==> flow/design.v <==
`timescale 1ns/1ps
module s_axil_register # (
    parameter   S_AXI_ADDR_WIDTH = 6,
                S_AXI_DATA_WIDTH = 32
)
(   
    input                                   ACLK    ,
    input                                   ARESET  ,
    input   [S_AXI_ADDR_WIDTH-1 : 0]        AWADDR  ,
    input                                   AWVALID ,
    output                                  AWREADY ,
    input   [S_AXI_DATA_WIDTH-1 : 0]        WDATA   ,
    input                                   WVALID  ,
    output                                  WREADY  ,
    input   [S_AXI_DATA_WIDTH/8-1 : 0]      WSTRB   ,
    output  [1 : 0]                         BRESP   ,
    output                                  BVALID  ,
    input                                   BREADY  ,
    input   [S_AXI_ADDR_WIDTH-1 : 0]        ARADDR  ,
    input                                   ARVALID ,
    output                                  ARREADY ,
    output  [S_AXI_DATA_WIDTH-1 : 0]        RDATA   ,
    output  [1 : 0]                         RRESP   ,
    output                                  RVALID  ,
    input                                   RREADY
);  
    localparam  ADDR_REG_0 = 'h00, ADDR_REG_8 = 'h20,
                ADDR_REG_1 = 'h04, ADDR_REG_9 = 'h24,
                ADDR_REG_2 = 'h08, ADDR_REG_A = 'h28,
                ADDR_REG_3 = 'h0C, ADDR_REG_B = 'h2C,
                ADDR_REG_4 = 'h10, ADDR_REG_C = 'h30,
                ADDR_REG_5 = 'h14, ADDR_REG_D = 'h34,
                ADDR_REG_6 = 'h18, ADDR_REG_E = 'h38,
                ADDR_REG_7 = 'h1C, ADDR_REG_F = 'h3C;
    reg     [S_AXI_DATA_WIDTH-1 : 0]    registers [0 : 15];
    localparam  ST_AW_IDLE = 2'd0,       
                ST_AW_PREP = 2'd1,       
                ST_AW_WAIT = 2'd2,       
                ST_AW_DONE = 2'd3;       
    reg     [1 : 0]                     aw_state, aw_next;   
    reg     [S_AXI_ADDR_WIDTH-1 : 0]    aw_reg;              
    wire                                aw_hs;               
    reg                                 aw_hs_flag;          
    wire                                aw_w_hs_flag;        
    always @ (posedge ACLK) begin
        if (ARESET)     aw_state <= ST_AW_IDLE;
        else            aw_state <= aw_next;
    end
    always @ (*) begin
        aw_next = aw_state;
        case (aw_state)
            ST_AW_IDLE : if (AWVALID)       aw_next = ST_AW_PREP; 
                         else               aw_next = ST_AW_IDLE;
            ST_AW_PREP :                    aw_next = ST_AW_WAIT;
            ST_AW_WAIT : if (aw_w_hs_flag)  aw_next = ST_AW_DONE;
                         else               aw_next = ST_AW_WAIT;
            ST_AW_DONE :                    aw_next = ST_AW_IDLE;
            default    :                    aw_next = ST_AW_IDLE;
        endcase
    end
    assign aw_hs   = (AWVALID & AWREADY);        
    assign AWREADY = (aw_state == ST_AW_IDLE);   
    always @ (posedge ACLK) begin
        if      (ARESET)        aw_reg <= 'h0;
        else if (aw_hs)         aw_reg <= AWADDR;
    end
    always @ (posedge ACLK) begin
        if      (ARESET)                    aw_hs_flag <= 1'b0;
        else if (aw_hs)                     aw_hs_flag <= 1'b1;
        else if (aw_state == ST_AW_DONE)    aw_hs_flag <= 1'b0;
    end
    localparam  ST_W_IDLE = 3'd0,    
                ST_W_PREP = 3'd1,    
                ST_W_WAIT = 3'd2,    
                ST_W_RESP = 3'd3,    
                ST_W_DONE = 3'd4;    
    reg     [2 : 0]                     w_state, w_next;     
    reg     [S_AXI_DATA_WIDTH-1 : 0]    w_reg;               
    wire    [S_AXI_DATA_WIDTH-1 : 0]    w_mask;              
    reg     [S_AXI_DATA_WIDTH-1 : 0]    w_mask_reg;          
    wire                                w_hs;                
    reg                                 w_hs_flag;           
    always @ (posedge ACLK) begin
        if (ARESET)     w_state <= ST_W_IDLE;
        else            w_state <= w_next;
    end
    always @ (*) begin
        w_next = w_state;
        case (w_state)
            ST_W_IDLE : if (WVALID)         w_next = ST_W_PREP;
                        else                w_next = ST_W_IDLE;
            ST_W_PREP :                     w_next = ST_W_WAIT;
            ST_W_WAIT : if (aw_w_hs_flag)   w_next = ST_W_RESP;
                        else                w_next = ST_W_WAIT;
            ST_W_RESP : if (BREADY)         w_next = ST_W_DONE;
                        else                w_next = ST_W_RESP;
            ST_W_DONE :                     w_next = ST_W_IDLE;
            default   :                     w_next = ST_W_IDLE;
        endcase
    end
    assign w_hs   = (WVALID & WREADY);               
    assign WREADY = (w_state == ST_W_IDLE);          
    assign BVALID = (w_state == ST_W_RESP);          
    assign BRESP  = 2'b00;                           
    assign aw_w_hs_flag = aw_hs_flag & w_hs_flag;    
    assign w_mask  = { {8{WSTRB[3]}}, {8{WSTRB[2]}}, {8{WSTRB[1]}}, {8{WSTRB[0]}} };     
    always @ (posedge ACLK) begin
        if      (ARESET)                w_reg <= 'h0;
        else if (w_hs)                  w_reg <= (WDATA & w_mask);
    end
    always @ (posedge ACLK) begin
        if      (ARESET)                w_mask_reg <= 'h0;
        else if (w_hs)                  w_mask_reg <= w_mask;
    end
    always @ (posedge ACLK) begin
        if      (ARESET)                w_hs_flag <= 1'b0;
        else if (w_hs)                  w_hs_flag <= 1'b1;
        else if (w_state == ST_W_RESP)  w_hs_flag <= 1'b0;
    end
    integer i;
    always @ (posedge ACLK) begin
        if (ARESET) begin
            for (i = 0; i < 16; i = i + 1) registers[i] <= 'h0;
        end
        else if (aw_w_hs_flag) begin
            case (aw_reg)
                ADDR_REG_0 : registers[0]  <= w_reg | (registers[0]  & ~w_mask_reg);
                ADDR_REG_1 : registers[1]  <= w_reg | (registers[1]  & ~w_mask_reg);
                ADDR_REG_2 : registers[2]  <= w_reg | (registers[2]  & ~w_mask_reg);
                ADDR_REG_3 : registers[3]  <= w_reg | (registers[3]  & ~w_mask_reg);
                ADDR_REG_4 : registers[4]  <= w_reg | (registers[4]  & ~w_mask_reg);
                ADDR_REG_5 : registers[5]  <= w_reg | (registers[5]  & ~w_mask_reg);
                ADDR_REG_6 : registers[6]  <= w_reg | (registers[6]  & ~w_mask_reg);
                ADDR_REG_7 : registers[7]  <= w_reg | (registers[7]  & ~w_mask_reg);
                ADDR_REG_8 : registers[8]  <= w_reg | (registers[8]  & ~w_mask_reg);
                ADDR_REG_9 : registers[9]  <= w_reg | (registers[9]  & ~w_mask_reg);
                ADDR_REG_A : registers[10] <= w_reg | (registers[10] & ~w_mask_reg);
                ADDR_REG_B : registers[11] <= w_reg | (registers[11] & ~w_mask_reg);
                ADDR_REG_C : registers[12] <= w_reg | (registers[12] & ~w_mask_reg);
                ADDR_REG_D : registers[13] <= w_reg | (registers[13] & ~w_mask_reg);
                ADDR_REG_E : registers[14] <= w_reg | (registers[14] & ~w_mask_reg);
                ADDR_REG_F : registers[15] <= w_reg | (registers[15] & ~w_mask_reg);
            endcase
        end
    end
    localparam  ST_R_IDLE = 2'd0,    
                ST_R_PREP = 2'd1,    
                ST_R_DATA = 2'd2,    
                ST_R_DONE = 2'd3;    
    reg     [1 : 0]                     r_state, r_next;     
    reg     [S_AXI_ADDR_WIDTH-1 : 0]    ar_reg;              
    wire                                ar_hs;               
    reg     [S_AXI_DATA_WIDTH-1 : 0]    r_reg;               
    always @ (posedge ACLK) begin
        if (ARESET)     r_state <= ST_R_IDLE;
        else            r_state <= r_next;
    end
    always @ (*) begin
        r_next = r_state;
        case (r_state)
            ST_R_IDLE : if (ARVALID)    r_next = ST_R_PREP;
                        else            r_next = ST_R_IDLE;
            ST_R_PREP :                 r_next = ST_R_DATA;
            ST_R_DATA : if (RREADY)     r_next = ST_R_DONE;
                        else            r_next = ST_R_DATA;
            ST_R_DONE :                 r_next = ST_R_IDLE;
            default   :                 r_next = ST_R_IDLE;
        endcase
    end
    assign ar_hs   = (ARREADY & ARVALID);        
    assign ARREADY = (r_state == ST_R_IDLE);     
    assign RVALID  = (r_state == ST_R_DATA);     
    assign RRESP   = 2'b00;                      
    assign RDATA   = r_reg;                      
    always @ (posedge ACLK) begin
        if      (ARESET)    ar_reg <= 'h0;
        else if (ar_hs)     ar_reg <= ARADDR;
    end
    always @ (posedge ACLK) begin
        if (ARESET) 
            r_reg <= 'h0;
        else begin
            case (ar_reg)
                ADDR_REG_0 : r_reg <= registers[0];
                ADDR_REG_1 : r_reg <= registers[1];
                ADDR_REG_2 : r_reg <= registers[2];
                ADDR_REG_3 : r_reg <= registers[3];
                ADDR_REG_4 : r_reg <= registers[4];
                ADDR_REG_5 : r_reg <= registers[5];
                ADDR_REG_6 : r_reg <= registers[6];
                ADDR_REG_7 : r_reg <= registers[7];
                ADDR_REG_8 : r_reg <= registers[8];
                ADDR_REG_9 : r_reg <= registers[9];
                ADDR_REG_A : r_reg <= registers[10];
                ADDR_REG_B : r_reg <= registers[11];
                ADDR_REG_C : r_reg <= registers[12];
                ADDR_REG_D : r_reg <= registers[13];
                ADDR_REG_E : r_reg <= registers[14];
                ADDR_REG_F : r_reg <= registers[15];
            endcase
        end
    end
endmodule
Memo
Re: synthesis data of s_axil_register

== Step by step through the tools: s_axil_register ==
Tool output for the design above before and after an edit, in the order of the flow.
"before" refers to lines of the RTL above, "after" to lines of the edited file.
"change": "after" minus "before" as printed here.
Operators carry their Yosys type and port widths (W data, S select, Z words).
Cell names lack the library's common part.
The mark - stands for no value.
Design
  top module: s_axil_register
  clock port: ACLK
  library: sky130hd
  library corner: tt_025C_1v80

== Diff ==
The edit as a unified diff against the file above.
The edited RTL no longer does the same as the RTL above: the edit was made by script, with no optimisation intended.
begin of diff
@@ -107,5 +107,5 @@
     always @ (posedge ACLK) begin
         if      (ARESET)                w_reg <= 'h0;
-        else if (w_hs)                  w_reg <= (WDATA & w_mask);
+        else w_reg <= (WDATA & w_mask);
     end
     always @ (posedge ACLK) begin
end of diff

== Word level ==
Counts by Yosys on the flattened word-level netlist (proc, flatten, opt, wreduce). Print and check cells are left out.
Operators by class
  $mul: before 0, after 0, change 0
  div/mod/pow operators: before 0, after 0, change 0
  multiplexer cells: before 15, after 15, change 0
  bitwise operators: before 38, after 38, change 0
  shifts and indexed selects: before 0, after 0, change 0
  order comparisons: before 0, after 0, change 0
  $add $sub $neg: before 0, after 0, change 0
  equal/unequal tests: before 39, after 39, change 0
  reductions and logical operators: before 24, after 24, change 0
Operators by type and width
  $and A32 B32 Y32: before 17, after 17, change 0
  $eq A6 B6 Y1 const B: before 16, after 16, change 0
  $or A32 B32 Y32: before 16, after 16, change 0
  $reduce_and A2 Y1: before 16, after 16, change 0
  $mux W1: before 10, after 10, change 0
  $eq A6 B5 Y1 const B: before 8, after 8, change 0
  $and A1 B1 Y1: before 4, after 4, change 0
  $eq A2 B2 Y1 const B: before 4, after 4, change 0
  $eq A6 B4 Y1 const B: before 4, after 4, change 0
  $eq A2 B1 Y1 const B: before 2, after 2, change 0
  $eq A3 B2 Y1 const B: before 2, after 2, change 0
  $eq A6 B3 Y1 const B: before 2, after 2, change 0
  $logic_not A2 Y1: before 2, after 2, change 0
  $logic_not A6 Y1: before 2, after 2, change 0
  $pmux W2 S4: before 2, after 2, change 0
  $reduce_bool A2 Y1: before 2, after 2, change 0
  $eq A3 B1 Y1 const B: before 1, after 1, change 0
  $logic_not A3 Y1: before 1, after 1, change 0
  $mux W3: before 1, after 1, change 0
  $not A32 Y32: before 1, after 1, change 0
  $pmux W3 S4: before 1, after 1, change 0
  $pmux W32 S16: before 1, after 1, change 0
  $reduce_bool A16 Y1: before 1, after 1, change 0
Bit counts
  memory bits (read-only): before 0, after 0, change 0
  input bits: before 55, after 55, change 0
  output and inout bits: before 41, after 41, change 0
  register bits after elaboration: before 622, after 622, change 0
  clocked read ports x word width: before 0, after 0, change 0
  memory cells: before 0, after 0, change 0
  elaborated cells: before 142, after 142, change 0
  bits in latches: before 0, after 0, change 0
  bits in writable memories: before 0, after 0, change 0

== Logic depth ==
Longest topological path by Yosys (ltp), each cell counted once; first at word level (registers and memories cut), then after technology mapping (sequential cells cut; the memories' decode and read muxes count).
Depth
  depth in word-level cells: before 3, after 3, change 0
  ABC_AREA: before 0, after 0
  gate-level depth with buffers: before 8, after 9, change +1
  depth with buffers taken out: before 5, after 5, change 0

== Netlist ==
The flow's flattened synthesis, as Yosys stat reports it; memories are mapped. The netlist is that of the ABC_AREA named above (0 if unset); the other value can give another one.
Mapped netlist
  buffer cells: before 272, after 261, change -11
  cells in the netlist: before 2654, after 2637, change -17
  chip area (Yosys) (sq um): before 24131.9, after 24065.6, change -66.3
  flip-flop cells: before 607, after 607, change 0
  sequential area (sq um): before 12151.7, after 12151.7, change 0.0
Cells by type
  nand3_1: before 68, after 27, change -41
  clkbuf_1: before 209, after 175, change -34
  a22oi_1: before 580, after 612, change +32
  and2_1: before 3, after 33, change +30
  a31oi_1: before 5, after 26, change +21
  mux4_2: before 27, after 8, change -19
  nor3_1: before 22, after 4, change -18
  a21oi_1: before 74, after 57, change -17
  buf_2: before 45, after 62, change +17
  nand2_1: before 151, after 167, change +16
  and3_1: before 21, after 5, change -16
  mux2_2: before 9, after 24, change +15
  nor4_1: before 11, after 2, change -9
  a211oi_1: before 10, after 1, change -9
  a311oi_1: before 9, after 0, change -9
  a31o_2: before 0, after 9, change +9
  o31a_1: before 0, after 9, change +9
  a221oi_1: before 18, after 11, change -7
Not every row of either side is listed.

== Path before layout ==
Source: OpenSTA report_checks on the synthesized netlist (no wires, ideal clock, input and output delay 20% of the period each), path of least setup slack; recovery checks are left aside. Register names are those of the netlist, which keeps one name where synthesis merged equal registers.
Timing path after synthesis
  path type: before register to register, after register to register
  from: before register ar_reg[5], after register ar_reg[5]
  to: before register r_reg[23], after register r_reg[25]
  launch time at the first pin (ns): before 0.000, after 0.000, change 0.000
  stages: before 9, after 9, change 0
  library setup time (ns): before 0.088, after 0.087, change -0.001
  data arrival time (ns): before 1.914, after 1.801, change -0.113
  required time (ns): before 3.412, after 3.413, change +0.001
  buffers on the path: before 3, after 3, change 0
  period (ns): before 3.5, after 3.5, change 0.0
  slack (ns): before 1.497, after 1.612, change +0.115
  delay of the path (ns): before 2.002, after 1.888, change -0.114
  period reached after synthesis (ns): before 2.003, after 1.888, change -0.115
"delay of the path" is the arrival time less input delay plus setup time.
"stages" counts driving pins, that of a launching flip-flop among them; a cell with two outputs on the path counts twice.
"period reached after synthesis" = period - worst setup slack (recovery checks aside). The figure is calculated, with input and output delays left at 20% of the set period.
The rows between start and end are the longest chain of elaborated cells between them; the timing report does not say that the signal goes this way. Where chains are equally long, one stands for them.
A line is the first line of the expression or statement that the cell stems from. Yosys adds cells for indexed reads and writes and turns some case tables into memories.
At most two assigning lines are given for a register; there are more.
On the way, after synthesis, before
  cell sequence: dfxtp_1 -> buf_6 -> or4b_1 -> buf_4 -> nor3_4 -> buf_6 -> a22oi_1 -> and3_1 -> a311oi_2
  cells in the longest elaborated chain: 2
  elaborated cells on any way between the ends: 18
  source lines of those cells: 1
  those cells by class: eq/ne: 15; mux: 1; reduce/logical: 2
RTL lines, path after synthesis, before
  from (decl): line 151  | reg     [S_AXI_ADDR_WIDTH-1 : 0]    ar_reg;
  from (assign): line 176  | if      (ARESET)    ar_reg <= 'h0;
  from (assign): line 177  | else if (ar_hs)     ar_reg <= ARADDR;
  $eq A6 B6 Y1: line 183  | case (ar_reg)
  $pmux W32 S16: line 183
  to (assign): line 184  | ADDR_REG_0 : r_reg <= registers[0];
  to (assign): line 185  | ADDR_REG_1 : r_reg <= registers[1];
  to (decl): line 153  | reg     [S_AXI_DATA_WIDTH-1 : 0]    r_reg;
On the way, after synthesis, after
  cell sequence: dfxtp_1 -> buf_6 -> or4b_4 -> buf_6 -> nor2_8 -> buf_8 -> a22oi_2 -> and3_4 -> a221oi_2
  cells in the longest elaborated chain: 2
  elaborated cells on any way between the ends: 18
  source lines of those cells: 1
  those cells by class: eq/ne: 15; mux: 1; reduce/logical: 2
RTL lines, path after synthesis, after
  from (decl): line 151  | reg     [S_AXI_ADDR_WIDTH-1 : 0]    ar_reg;
  from (assign): line 176  | if      (ARESET)    ar_reg <= 'h0;
  from (assign): line 177  | else if (ar_hs)     ar_reg <= ARADDR;
  $eq A6 B6 Y1: line 183  | case (ar_reg)
  $pmux W32 S16: line 183
  to (assign): line 184  | ADDR_REG_0 : r_reg <= registers[0];
  to (assign): line 185  | ADDR_REG_1 : r_reg <= registers[1];
  to (decl): line 153  | reg     [S_AXI_DATA_WIDTH-1 : 0]    r_reg;

== Path in the finished layout ==
From the final timing report of each run of set A: the path of least setup slack in the routed layout; clock arrival at registers is part of the times.
Timing path after layout
  path type: before register to register, after register to register
  from: before register ar_reg[3], after register ar_reg[3]
  to: before register r_reg[18], after register r_reg[25]
  stages: before 8, after 7, change -1
  data arrival time (ns): before 3.07, after 3.22, change +0.15
  slack (ns): before 0.37, after 0.21, change -0.16
  library setup time (ns): before 0.11, after 0.14, change +0.03
  period (ns): before 2.96, after 2.96, change 0.00
  required time (ns): before 3.44, after 3.43, change -0.01
  buffers on the path: before 2, after 1, change -1
  launch time at the first pin (ns): before 0.61, after 0.61, change 0.00
The rows between start and end are the longest chain of elaborated cells between them; the timing report does not say that the signal goes this way. Where chains are equally long, one stands for them.
At most two assigning lines are given for a register; there are more.
On the way, after layout, before
  cell sequence: dfxtp_4 -> buf_4 -> nor2b_1 -> buf_4 -> and3_1 -> a2111oi_0 -> and3_1 -> o21ai_0
  cells in the longest elaborated chain: 2
  elaborated cells on any way between the ends: 18
  source lines of those cells: 1
  those cells by class: eq/ne: 15; mux: 1; reduce/logical: 2
RTL lines, path after layout, before
  from (decl): line 151  | reg     [S_AXI_ADDR_WIDTH-1 : 0]    ar_reg;
  from (assign): line 176  | if      (ARESET)    ar_reg <= 'h0;
  from (assign): line 177  | else if (ar_hs)     ar_reg <= ARADDR;
  $eq A6 B6 Y1: line 183  | case (ar_reg)
  $pmux W32 S16: line 183
  to (assign): line 184  | ADDR_REG_0 : r_reg <= registers[0];
  to (assign): line 185  | ADDR_REG_1 : r_reg <= registers[1];
  to (decl): line 153  | reg     [S_AXI_DATA_WIDTH-1 : 0]    r_reg;
On the way, after layout, after
  cell sequence: dfxtp_2 -> nor2_2 -> a21o_2 -> buf_12 -> a2111oi_0 -> and3_4 -> a221oi_2
  cells in the longest elaborated chain: 2
  elaborated cells on any way between the ends: 18
  source lines of those cells: 1
  those cells by class: eq/ne: 15; mux: 1; reduce/logical: 2
RTL lines, path after layout, after
  from (decl): line 151  | reg     [S_AXI_ADDR_WIDTH-1 : 0]    ar_reg;
  from (assign): line 176  | if      (ARESET)    ar_reg <= 'h0;
  from (assign): line 177  | else if (ar_hs)     ar_reg <= ARADDR;
  $eq A6 B6 Y1: line 183  | case (ar_reg)
  $pmux W32 S16: line 183
  to (assign): line 184  | ADDR_REG_0 : r_reg <= registers[0];
  to (assign): line 185  | ADDR_REG_1 : r_reg <= registers[1];
  to (decl): line 153  | reg     [S_AXI_DATA_WIDTH-1 : 0]    r_reg;

== Flow runs ==
Runs of the flow (Yosys, OpenROAD) on both versions; the two runs of a pair have the same settings. The constraints put input and output delay at 20% of the set period each and load the outputs with 0.01 pF.
Flow settings, set A
  CORE_UTILIZATION: 40
  PLACE_DENSITY: 0.6
  period_ns: 2.96
  CAP_MARGIN: 20
  CORE_MARGIN: 2
  SLEW_MARGIN: 20
Results, set A
  overall power (uW): before 17958, after 17951, change -7
  area inside the die boundary (sq um): before 62310.1, after 62143.0, change -167.1
  setup TNS (ns): before 0.000, after 0.000, change 0.000
  worst slack on setup checks (ns): before 0.367, after 0.211, change -0.156
  standard-cell area of the final layout (sq um): before 28300.9, after 28040.6, change -260.3
  netlist area reported by Yosys (sq um): before 24131.9, after 24065.6, change -66.3
  worst-case hold slack (ns): before 0.338, after 0.335, change -0.003
  achieved clock period (ns): before 2.593, after 2.749, change +0.156
  utilization after layout (%): before 47.2, after 47.3, change +0.1
Flow settings, set B
  CAP_MARGIN: 40
  CORE_MARGIN: 6
  CORE_UTILIZATION: 61
  CTS_CLUSTER_DIAMETER: 154
  PLACE_DENSITY_LB_ADDON: 0.03
  SETUP_SLACK_MARGIN: 0.26
  period_ns: 1.93
  SLEW_MARGIN: 20
Results, set B
  overall power (uW): before 26824, after 27768, change +944
  area inside the die boundary (sq um): before 44478.8, after 44362.9, change -115.9
  setup TNS (ns): before -14.843, after -28.068, change -13.225
  worst slack on setup checks (ns): before -0.250, after -0.409, change -0.159
  standard-cell area of the final layout (sq um): before 33946.3, after 34006.4, change +60.1
  netlist area reported by Yosys (sq um): before 24131.9, after 24065.6, change -66.3
  worst-case hold slack (ns): before 0.309, after 0.173, change -0.136
  achieved clock period (ns): before 2.180, after 2.339, change +0.159
  utilization after layout (%): before 87.4, after 87.8, change +0.4
"achieved clock period" is the run's clock period less its worst setup slack. It is reckoned from that one timing run; input and output delays stay at 20% of the period that was set.
"overall power" rests on the timing tool's default activity at the inputs, not on a simulated workload.
